==> flow/design.v <==
`timescale 1ns / 100ps
module Cordic(clk,rst,phase_step,xin,yin,xout,yout);
parameter IN_WIDTH	= 16; 
parameter EXTRA_BITS	= 6; 
localparam WI			= IN_WIDTH;
localparam WXY			= IN_WIDTH+EXTRA_BITS; 
localparam STG			= WXY; 
input clk;
input rst; 
input signed  [31:0]    phase_step; 
input signed  [WI-1:0]  xin,yin;
output signed [WXY-1:0] xout,yout;
wire signed [31:0] atan_table [0:31];
                 assign atan_table[00] = 32'b0010_0000_0000_0000_0000_0000_0000_0000;
						assign atan_table[01] = 32'b0001_0010_1110_0100_0000_0101_0001_1110;
						assign atan_table[02] = 32'b0000_1001_1111_1011_0011_1000_0101_1011;
						assign atan_table[03] = 32'b0000_0101_0001_0001_0001_0001_1101_0100;
						assign atan_table[04] = 32'b0000_0010_1000_1011_0000_1101_0100_0011;
						assign atan_table[05] = 32'b0000_0001_0100_0101_1101_0111_1110_0001;
						assign atan_table[06] = 32'b0000_0000_1010_0010_1111_0110_0001_1110;
						assign atan_table[07] = 32'b0000_0000_0101_0001_0111_1100_0101_0101;
						assign atan_table[08] = 32'b0000_0000_0010_1000_1011_1110_0101_0011;
						assign atan_table[09] = 32'b0000_0000_0001_0100_0101_1111_0010_1111;
						assign atan_table[10] = 32'b0000_0000_0000_1010_0010_1111_1001_1000;
						assign atan_table[11] = 32'b0000_0000_0000_0101_0001_0111_1100_1100;
						assign atan_table[12] = 32'b0000_0000_0000_0010_1000_1011_1110_0110;
						assign atan_table[13] = 32'b0000_0000_0000_0001_0100_0101_1111_0011;
						assign atan_table[14] = 32'b0000_0000_0000_0000_1010_0010_1111_1010;
						assign atan_table[15] = 32'b0000_0000_0000_0000_0101_0001_0111_1101;
						assign atan_table[16] = 32'b0000_0000_0000_0000_0010_1000_1011_1110;
						assign atan_table[17] = 32'b0000_0000_0000_0000_0001_0100_0101_1111;
						assign atan_table[18] = 32'b0000_0000_0000_0000_0000_1010_0011_0000;
						assign atan_table[19] = 32'b0000_0000_0000_0000_0000_0101_0001_1000;
						assign atan_table[20] = 32'b0000_0000_0000_0000_0000_0010_1000_1100;
						assign atan_table[21] = 32'b0000_0000_0000_0000_0000_0001_0100_0110;
						assign atan_table[22] = 32'b0000_0000_0000_0000_0000_0000_1010_0011;
						assign atan_table[23] = 32'b0000_0000_0000_0000_0000_0000_0101_0001;
						assign atan_table[24] = 32'b0000_0000_0000_0000_0000_0000_0010_1001;
						assign atan_table[25] = 32'b0000_0000_0000_0000_0000_0000_0001_0100;
						assign atan_table[26] = 32'b0000_0000_0000_0000_0000_0000_0000_1010;
						assign atan_table[27] = 32'b0000_0000_0000_0000_0000_0000_0000_0101;
						assign atan_table[28] = 32'b0000_0000_0000_0000_0000_0000_0000_0011;
						assign atan_table[29] = 32'b0000_0000_0000_0000_0000_0000_0000_0010;
						assign atan_table[30] = 32'b0000_0000_0000_0000_0000_0000_0000_0001;
						assign atan_table[31] = 32'b0000_0000_0000_0000_0000_0000_0000_0000;
reg signed [WXY-1:0] X [0:STG-1];
reg signed [WXY-1:0] Y [0:STG-1];
reg signed [31:0]    Z [0:STG-1]; 
reg [31:0] phase_acc;
wire [1:0]  quadrant = phase_acc [31:30]; 
wire signed [WI-1:0] nxin,nyin;
assign nxin = -xin;
assign nyin = -yin;
always @(posedge clk)
	begin
		case(quadrant)
			2'b00,2'b11: 
				begin  
					X[0] <= {xin[WI-1],xin}<<{EXTRA_BITS-1};
					Y[0] <= {yin[WI-1],yin}<<{EXTRA_BITS-1};
					Z[0] <= phase_acc ;
				end
			2'b01:
				begin
					X[0] <= {nyin[WI-1],nyin}<<{EXTRA_BITS-1};
					Y[0] <= {xin[WI-1],xin}<<{EXTRA_BITS-1};
					Z[0] <= {2'b00,phase_acc[29:0]}; 
				end
			2'b10:
				begin
					X[0] <= {yin[WI-1],yin}<<{EXTRA_BITS-1};
					Y[0] <= {nxin[WI-1],nxin}<<{EXTRA_BITS-1};
					Z[0] <= {2'b11,phase_acc[29:0]};
				end
			default:;
		endcase
		if(rst) phase_acc<=32'd0; else phase_acc<=phase_acc+phase_step;
	end
genvar i;
generate
	for(i=0;i<(STG-1);i=i+1)
	begin:ITERATION
	wire z_sign;
	wire signed [WXY-1:0] x_shr,y_shr;
	assign x_shr=X[i]>>>i;
	assign y_shr=Y[i]>>>i;
	assign z_sign=Z[i][31];
	always @ (posedge clk)
			begin
				X[i+1] <= z_sign?(X[i]+y_shr):(X[i]-y_shr);
				Y[i+1] <= z_sign?(Y[i]-x_shr):(Y[i]+x_shr);
				Z[i+1] <= z_sign?(Z[i]+atan_table[i]):(Z[i]-atan_table[i]);
				end
	end
endgenerate
assign xout	=	X[STG-1];
assign yout	=	Y[STG-1];
endmodule
* Reports on Cordic
What the tools print for Cordic, step after step.
Lines are those of the file above, counted from 1.
Cell names lack the library's common part.
The mark -- stands for no value.
- Top module :: Cordic
- Clock port :: clk
- Standard-cell library :: sky130hd
- Corner :: tt_025C_1v80

* Elaborated design
Counts by Yosys on the flattened word-level netlist (proc, flatten, opt, wreduce). Print and check cells are left out. Cells with the same type and inputs are merged into one.
- Mux-type cells :: 65
- Reductions and logical operators :: 2
- Add/subtract/negate cells :: 126
- Equal/unequal tests :: 3
** Operators by type and width (number)
- 22-bit two-way mux :: 42
- 32-bit two-way mux :: 20
- 22-bit case mux with 3-bit select :: 2
- 32-bit case mux with 3-bit select :: 1
- 22-bit by 10-bit adder with 22-bit output :: 2
- 22-bit by 10-bit subtractor with 22-bit output :: 2
- 22-bit by 11-bit adder with 22-bit output :: 2
- 22-bit by 11-bit subtractor with 22-bit output :: 2
- 22-bit by 12-bit adder with 22-bit output :: 2
- 22-bit by 12-bit subtractor with 22-bit output :: 2
- 22-bit by 13-bit adder with 22-bit output :: 2
- 22-bit by 13-bit subtractor with 22-bit output :: 2
- 22-bit by 14-bit adder with 22-bit output :: 2
- 22-bit by 14-bit subtractor with 22-bit output :: 2
- 22-bit by 15-bit adder with 22-bit output :: 2
- 22-bit by 15-bit subtractor with 22-bit output :: 2
- 22-bit by 16-bit adder with 22-bit output :: 2
- 22-bit by 16-bit subtractor with 22-bit output :: 2
- 22-bit by 17-bit adder with 22-bit output :: 2
- 22-bit by 17-bit subtractor with 22-bit output :: 2
- 22-bit by 18-bit adder with 22-bit output :: 2
- 22-bit by 18-bit subtractor with 22-bit output :: 2
- 22-bit by 19-bit adder with 22-bit output :: 2
- 22-bit by 19-bit subtractor with 22-bit output :: 2
- 22-bit by 2-bit adder with 22-bit output :: 2
- 22-bit by 2-bit subtractor with 22-bit output :: 2
- 22-bit by 20-bit adder with 22-bit output :: 2
- 22-bit by 20-bit subtractor with 22-bit output :: 2
Not listed: further kinds 64, cells in them 83.
- Word-level cells :: 262
- Output and inout port bits :: 44
- Bits in registers :: 1672
- Bits of input ports :: 66

* Depth
Yosys ltp: most cells in a row. Word level: on the elaborated netlist, between registers, memories and ports. Mapped: between sequential cells and ports; inverters and the memories' decode and read muxes count.
- Depth after elaboration :: 3
- ABC_AREA :: 0
- Depth in mapped cells :: 20
- Mapped depth without buffers :: 19

* After synthesis
The flow's flattened synthesis, as Yosys stat reports it; memories are mapped. The netlist is that of the ABC_AREA named above (0 if unset); the other value can give another one.
Totals and module areas in this step are rounded.
** Cells by type (number)
- dfxtp_1 :: 1598
- ha_1 :: 1596
- xnor2_1 :: 1120
- a21oi_1 :: 1338
- a21o_1 :: 623
- xor2_1 :: 516
- nor2_1 :: 930
- o21ai_0 :: 596
- inv_1 :: 645
- nand2_1 :: 588
- o21a_1 :: 214
- nor3_1 :: 303
- o21bai_1 :: 194
- nand2b_1 :: 199
- fa_1 :: 59
- nor2b_1 :: 189
- nand3_1 :: 208
- a211oi_1 :: 97
Not listed: further types 78, cells in them 1565.
- Sequential area :: 32000 µm²
- Chip area (Yosys) :: 110000 µm²
- Mapped cells :: 12578
- Flip-flop cells :: 1598

* Timing after synthesis
OpenSTA on the mapped netlist: ideal clock, no wires. The path of least setup slack (recovery checks aside). Input and output delay are each 20% of the period. Register names are those of the netlist, which keeps one name where synthesis merged equal registers.
- Path kind :: register to register
- Start point :: register Z[17][31]
- End point :: register X[18][20]
- Driving pins on the path :: 17
- Clock period :: 5000 ps
- Data arrival time :: 4121 ps
- Setup slack :: 807 ps
- Path delay :: 4193 ps
- Time at the first pin :: 0 ps
- Path buffers :: 2
- Data required time :: 4928 ps
- Setup time :: 72 ps
- Synthesis period reached :: 4193 ps
"path delay" is the arrival time less input delay plus setup time.
"driving pins on the path" counts driving pins, that of a launching flip-flop among them; a cell with two outputs on the path counts twice.
"synthesis period reached" is the clock period less the worst setup slack; recovery checks do not enter. This is arithmetic on one report: input and output delays are still those of the set period (20% each).
The rows between start and end are the longest chain of elaborated cells between them; the timing report does not say that the signal goes this way. Where chains are equally long, one stands for them.
A line is the first line of the expression or statement that the cell stems from. Yosys adds cells for indexed reads and writes and turns some case tables into memories.
- Cell sequence :: dfxtp_1 clkbuf_1 inv_1 clkbuf_1 nor2_1 a21oi_1 ha_1 a21o_1 a21o_1 a21o_1 o311ai_2 a21oi_1 o31a_1 a311o_1 a31o_1 a21oi_1 xnor2_1
- Cells in the longest elaborated chain :: 1
- Elaborated cells on any way between the ends :: 1
** RTL lines, path post-synthesis
- start, declared :: line 48 : reg signed [31:0]    Z [0:STG-1];
- start, assigned :: line 92 : Z[i+1] <= z_sign?(Z[i]+atan_table[i]):(Z[i]-atan_table[i]);
- 22-bit two-way mux :: line 90 : X[i+1] <= z_sign?(X[i]+y_shr):(X[i]-y_shr);
- end, assigned :: line 90
- end, declared :: line 46 : reg signed [WXY-1:0] X [0:STG-1];

* Timing after layout
Path of least setup slack in the final report of stored run 1 (OpenROAD, finished layout, wires in). Where an end is a register, its clock arrival counts in the times.
The path's times are printed in steps of 10 ps; the period is the one set.
- Path kind :: register to register
- Start point :: register Z[2][31]
- End point :: register Z[3][31]
- Time at the first pin :: 780 ps
- Path buffers :: 1
- Setup slack :: 2010 ps
- Clock period :: 7640 ps
- Data arrival time :: 6310 ps
- Driving pins on the path :: 14
- Setup time :: 90 ps
- Data required time :: 8320 ps
The rows between start and end are the longest chain of elaborated cells between them; the timing report does not say that the signal goes this way. Where chains are equally long, one stands for them.
- Cell sequence :: dfxtp_2 clkbuf_1 clkinv_1 ha_1 a21o_1 a21o_1 a21o_1 nor3_2 a211oi_1 o41ai_2 o21ai_1 a221oi_1 o21ai_1 o31ai_1
- Cells in the longest elaborated chain :: 2
- Elaborated cells on any way between the ends :: 3
** RTL lines, path post-layout
- start, declared :: line 48 : reg signed [31:0]    Z [0:STG-1];
- start, assigned :: line 92 : Z[i+1] <= z_sign?(Z[i]+atan_table[i]):(Z[i]-atan_table[i]);
- 32-bit by 29-bit subtractor with 32-bit output :: line 92
- 32-bit two-way mux :: line 92
- end, assigned :: line 92
- end, declared :: line 48

Ticket comment

Module Cordic, platform sky130hd: 3 stored runs of the flow (Yosys, OpenROAD) with differing settings, in no particular order. Input and output delays are each 20% of the period that was set; the output load is 0.01 pF.
"period achieved" means the clock period less the worst setup slack. The figure is calculated, with input and output delays left at 20% of the set period.
"time of the worst setup path": the worst setup path's part of the clock period (all of it between registers, 20% less for each end at a port) less its slack. A launch clock that arrives late makes it longer, a capture clock that arrives late makes it shorter.
"time of the worst setup path" is known to 10 ps.
Results are given in rounded form.

* Stored run 1
** Files
==> flow/run.sh <==
#!/bin/bash
# the make line also repeats the synthesis and layout settings of config.mk as NAME=value (left out here)
make -C /OpenROAD-flow-scripts/flow DESIGN_CONFIG=/design/flow/config.mk WORK_HOME=/design/flow/orfs CLKGATE_MAP_FILE= finish
==> flow/config.mk <==
export PLATFORM = sky130hd
export DESIGN_NAME = Cordic
export DESIGN_NICKNAME = Cordic
export VERILOG_FILES = /design/flow/design.v
export SDC_FILE = /design/flow/constraint.sdc
export NUM_CORES = 4
export LEC_CHECK = 0
export ABC_AREA = 0
export CAP_MARGIN = 5
export CELL_PAD_IN_SITES_DETAIL_PLACEMENT = 2
export CELL_PAD_IN_SITES_GLOBAL_PLACEMENT = 3
export CORE_MARGIN = 2
export CORE_UTILIZATION = 40
export CTS_CLUSTER_DIAMETER = 160
export CTS_CLUSTER_SIZE = 18
export GPL_ROUTABILITY_DRIVEN = 0
export GPL_TIMING_DRIVEN = 0
export HOLD_SLACK_MARGIN = 0.28
export MAX_ROUTING_LAYER = met4
export MIN_ROUTING_LAYER = met1
export PLACE_DENSITY_LB_ADDON = 0.27
export SETUP_SLACK_MARGIN = -0.23
export SLEW_MARGIN = 35
export TNS_END_PERCENT = 55
==> flow/constraint.sdc <==
create_clock -name core_clock -period 7.64 [get_ports {clk}]
set_input_delay 1.5280 -clock core_clock [delete_from_list [all_inputs] [get_ports {clk}]]
set_output_delay 1.5280 -clock core_clock [all_outputs]
set_load 0.01 [all_outputs]
** Results
- Worst hold slack in the final report :: 326 ps
- Total negative slack :: 0 ps
- Lowest setup slack :: 2,010 ps
- Area of the die :: 280,000 µm²
- Standard-cell area of the final layout :: 118,000 µm²
- Netlist area reported by Yosys :: 110,000 µm²
- Final utilization :: 43.3%
- Period achieved :: 5,633 ps
- Time of the worst setup path :: 5,630 ps
- Worst setup path type :: register to register

* Stored run 2
** Files
==> flow/run.sh <==
#!/bin/bash
# the make line also repeats the synthesis and layout settings of config.mk as NAME=value (left out here)
make -C /OpenROAD-flow-scripts/flow DESIGN_CONFIG=/design/flow/config.mk WORK_HOME=/design/flow/orfs CLKGATE_MAP_FILE= finish
==> flow/config.mk <==
export PLATFORM = sky130hd
export DESIGN_NAME = Cordic
export DESIGN_NICKNAME = Cordic
export VERILOG_FILES = /design/flow/design.v
export SDC_FILE = /design/flow/constraint.sdc
export NUM_CORES = 4
export LEC_CHECK = 0
export CAP_MARGIN = 20
export CORE_MARGIN = 2
export CORE_UTILIZATION = 40
export SLEW_MARGIN = 20
==> flow/constraint.sdc <==
create_clock -name core_clock -period 6.17 [get_ports {clk}]
set_input_delay 1.2340 -clock core_clock [delete_from_list [all_inputs] [get_ports {clk}]]
set_output_delay 1.2340 -clock core_clock [all_outputs]
set_load 0.01 [all_outputs]
** Results
- Worst hold slack in the final report :: 322 ps
- Total negative slack :: 0 ps
- Lowest setup slack :: 1,820 ps
- Area of the die :: 280,000 µm²
- Standard-cell area of the final layout :: 122,000 µm²
- Netlist area reported by Yosys :: 110,000 µm²
- Final utilization :: 44.5%
- Period achieved :: 4,353 ps
- Time of the worst setup path :: 4,350 ps
- Worst setup path type :: register to register

* Stored run 3
** Files
==> flow/run.sh <==
#!/bin/bash
# the make line also repeats the synthesis and layout settings of config.mk as NAME=value (left out here)
make -C /OpenROAD-flow-scripts/flow DESIGN_CONFIG=/design/flow/config.mk WORK_HOME=/design/flow/orfs CLKGATE_MAP_FILE= finish
==> flow/config.mk <==
export PLATFORM = sky130hd
export DESIGN_NAME = Cordic
export DESIGN_NICKNAME = Cordic
export VERILOG_FILES = /design/flow/design.v
export SDC_FILE = /design/flow/constraint.sdc
export NUM_CORES = 4
export LEC_CHECK = 0
export CAP_MARGIN = 20
export CORE_ASPECT_RATIO = 1.58
export CORE_MARGIN = 6
export CORE_UTILIZATION = 38
export CTS_CLUSTER_DIAMETER = 261
export GPL_ROUTABILITY_DRIVEN = 0
export MIN_ROUTING_LAYER = met2
export PLACE_DENSITY_LB_ADDON = 0.02
export SETUP_SLACK_MARGIN = 1.6
export SLEW_MARGIN = 20
export TNS_END_PERCENT = 85
==> flow/constraint.sdc <==
create_clock -name core_clock -period 6.11 [get_ports {clk}]
set_input_delay 1.2220 -clock core_clock [delete_from_list [all_inputs] [get_ports {clk}]]
set_output_delay 1.2220 -clock core_clock [all_outputs]
set_load 0.01 [all_outputs]
** Results
- Worst hold slack in the final report :: 303 ps
- Total negative slack :: 0 ps
- Lowest setup slack :: 1,640 ps
- Area of the die :: 303,000 µm²
- Standard-cell area of the final layout :: 122,000 µm²
- Netlist area reported by Yosys :: 110,000 µm²
- Final utilization :: 42.5%
- Period achieved :: 4,470 ps
- Time of the worst setup path :: 4,470 ps
- Worst setup path type :: register to register
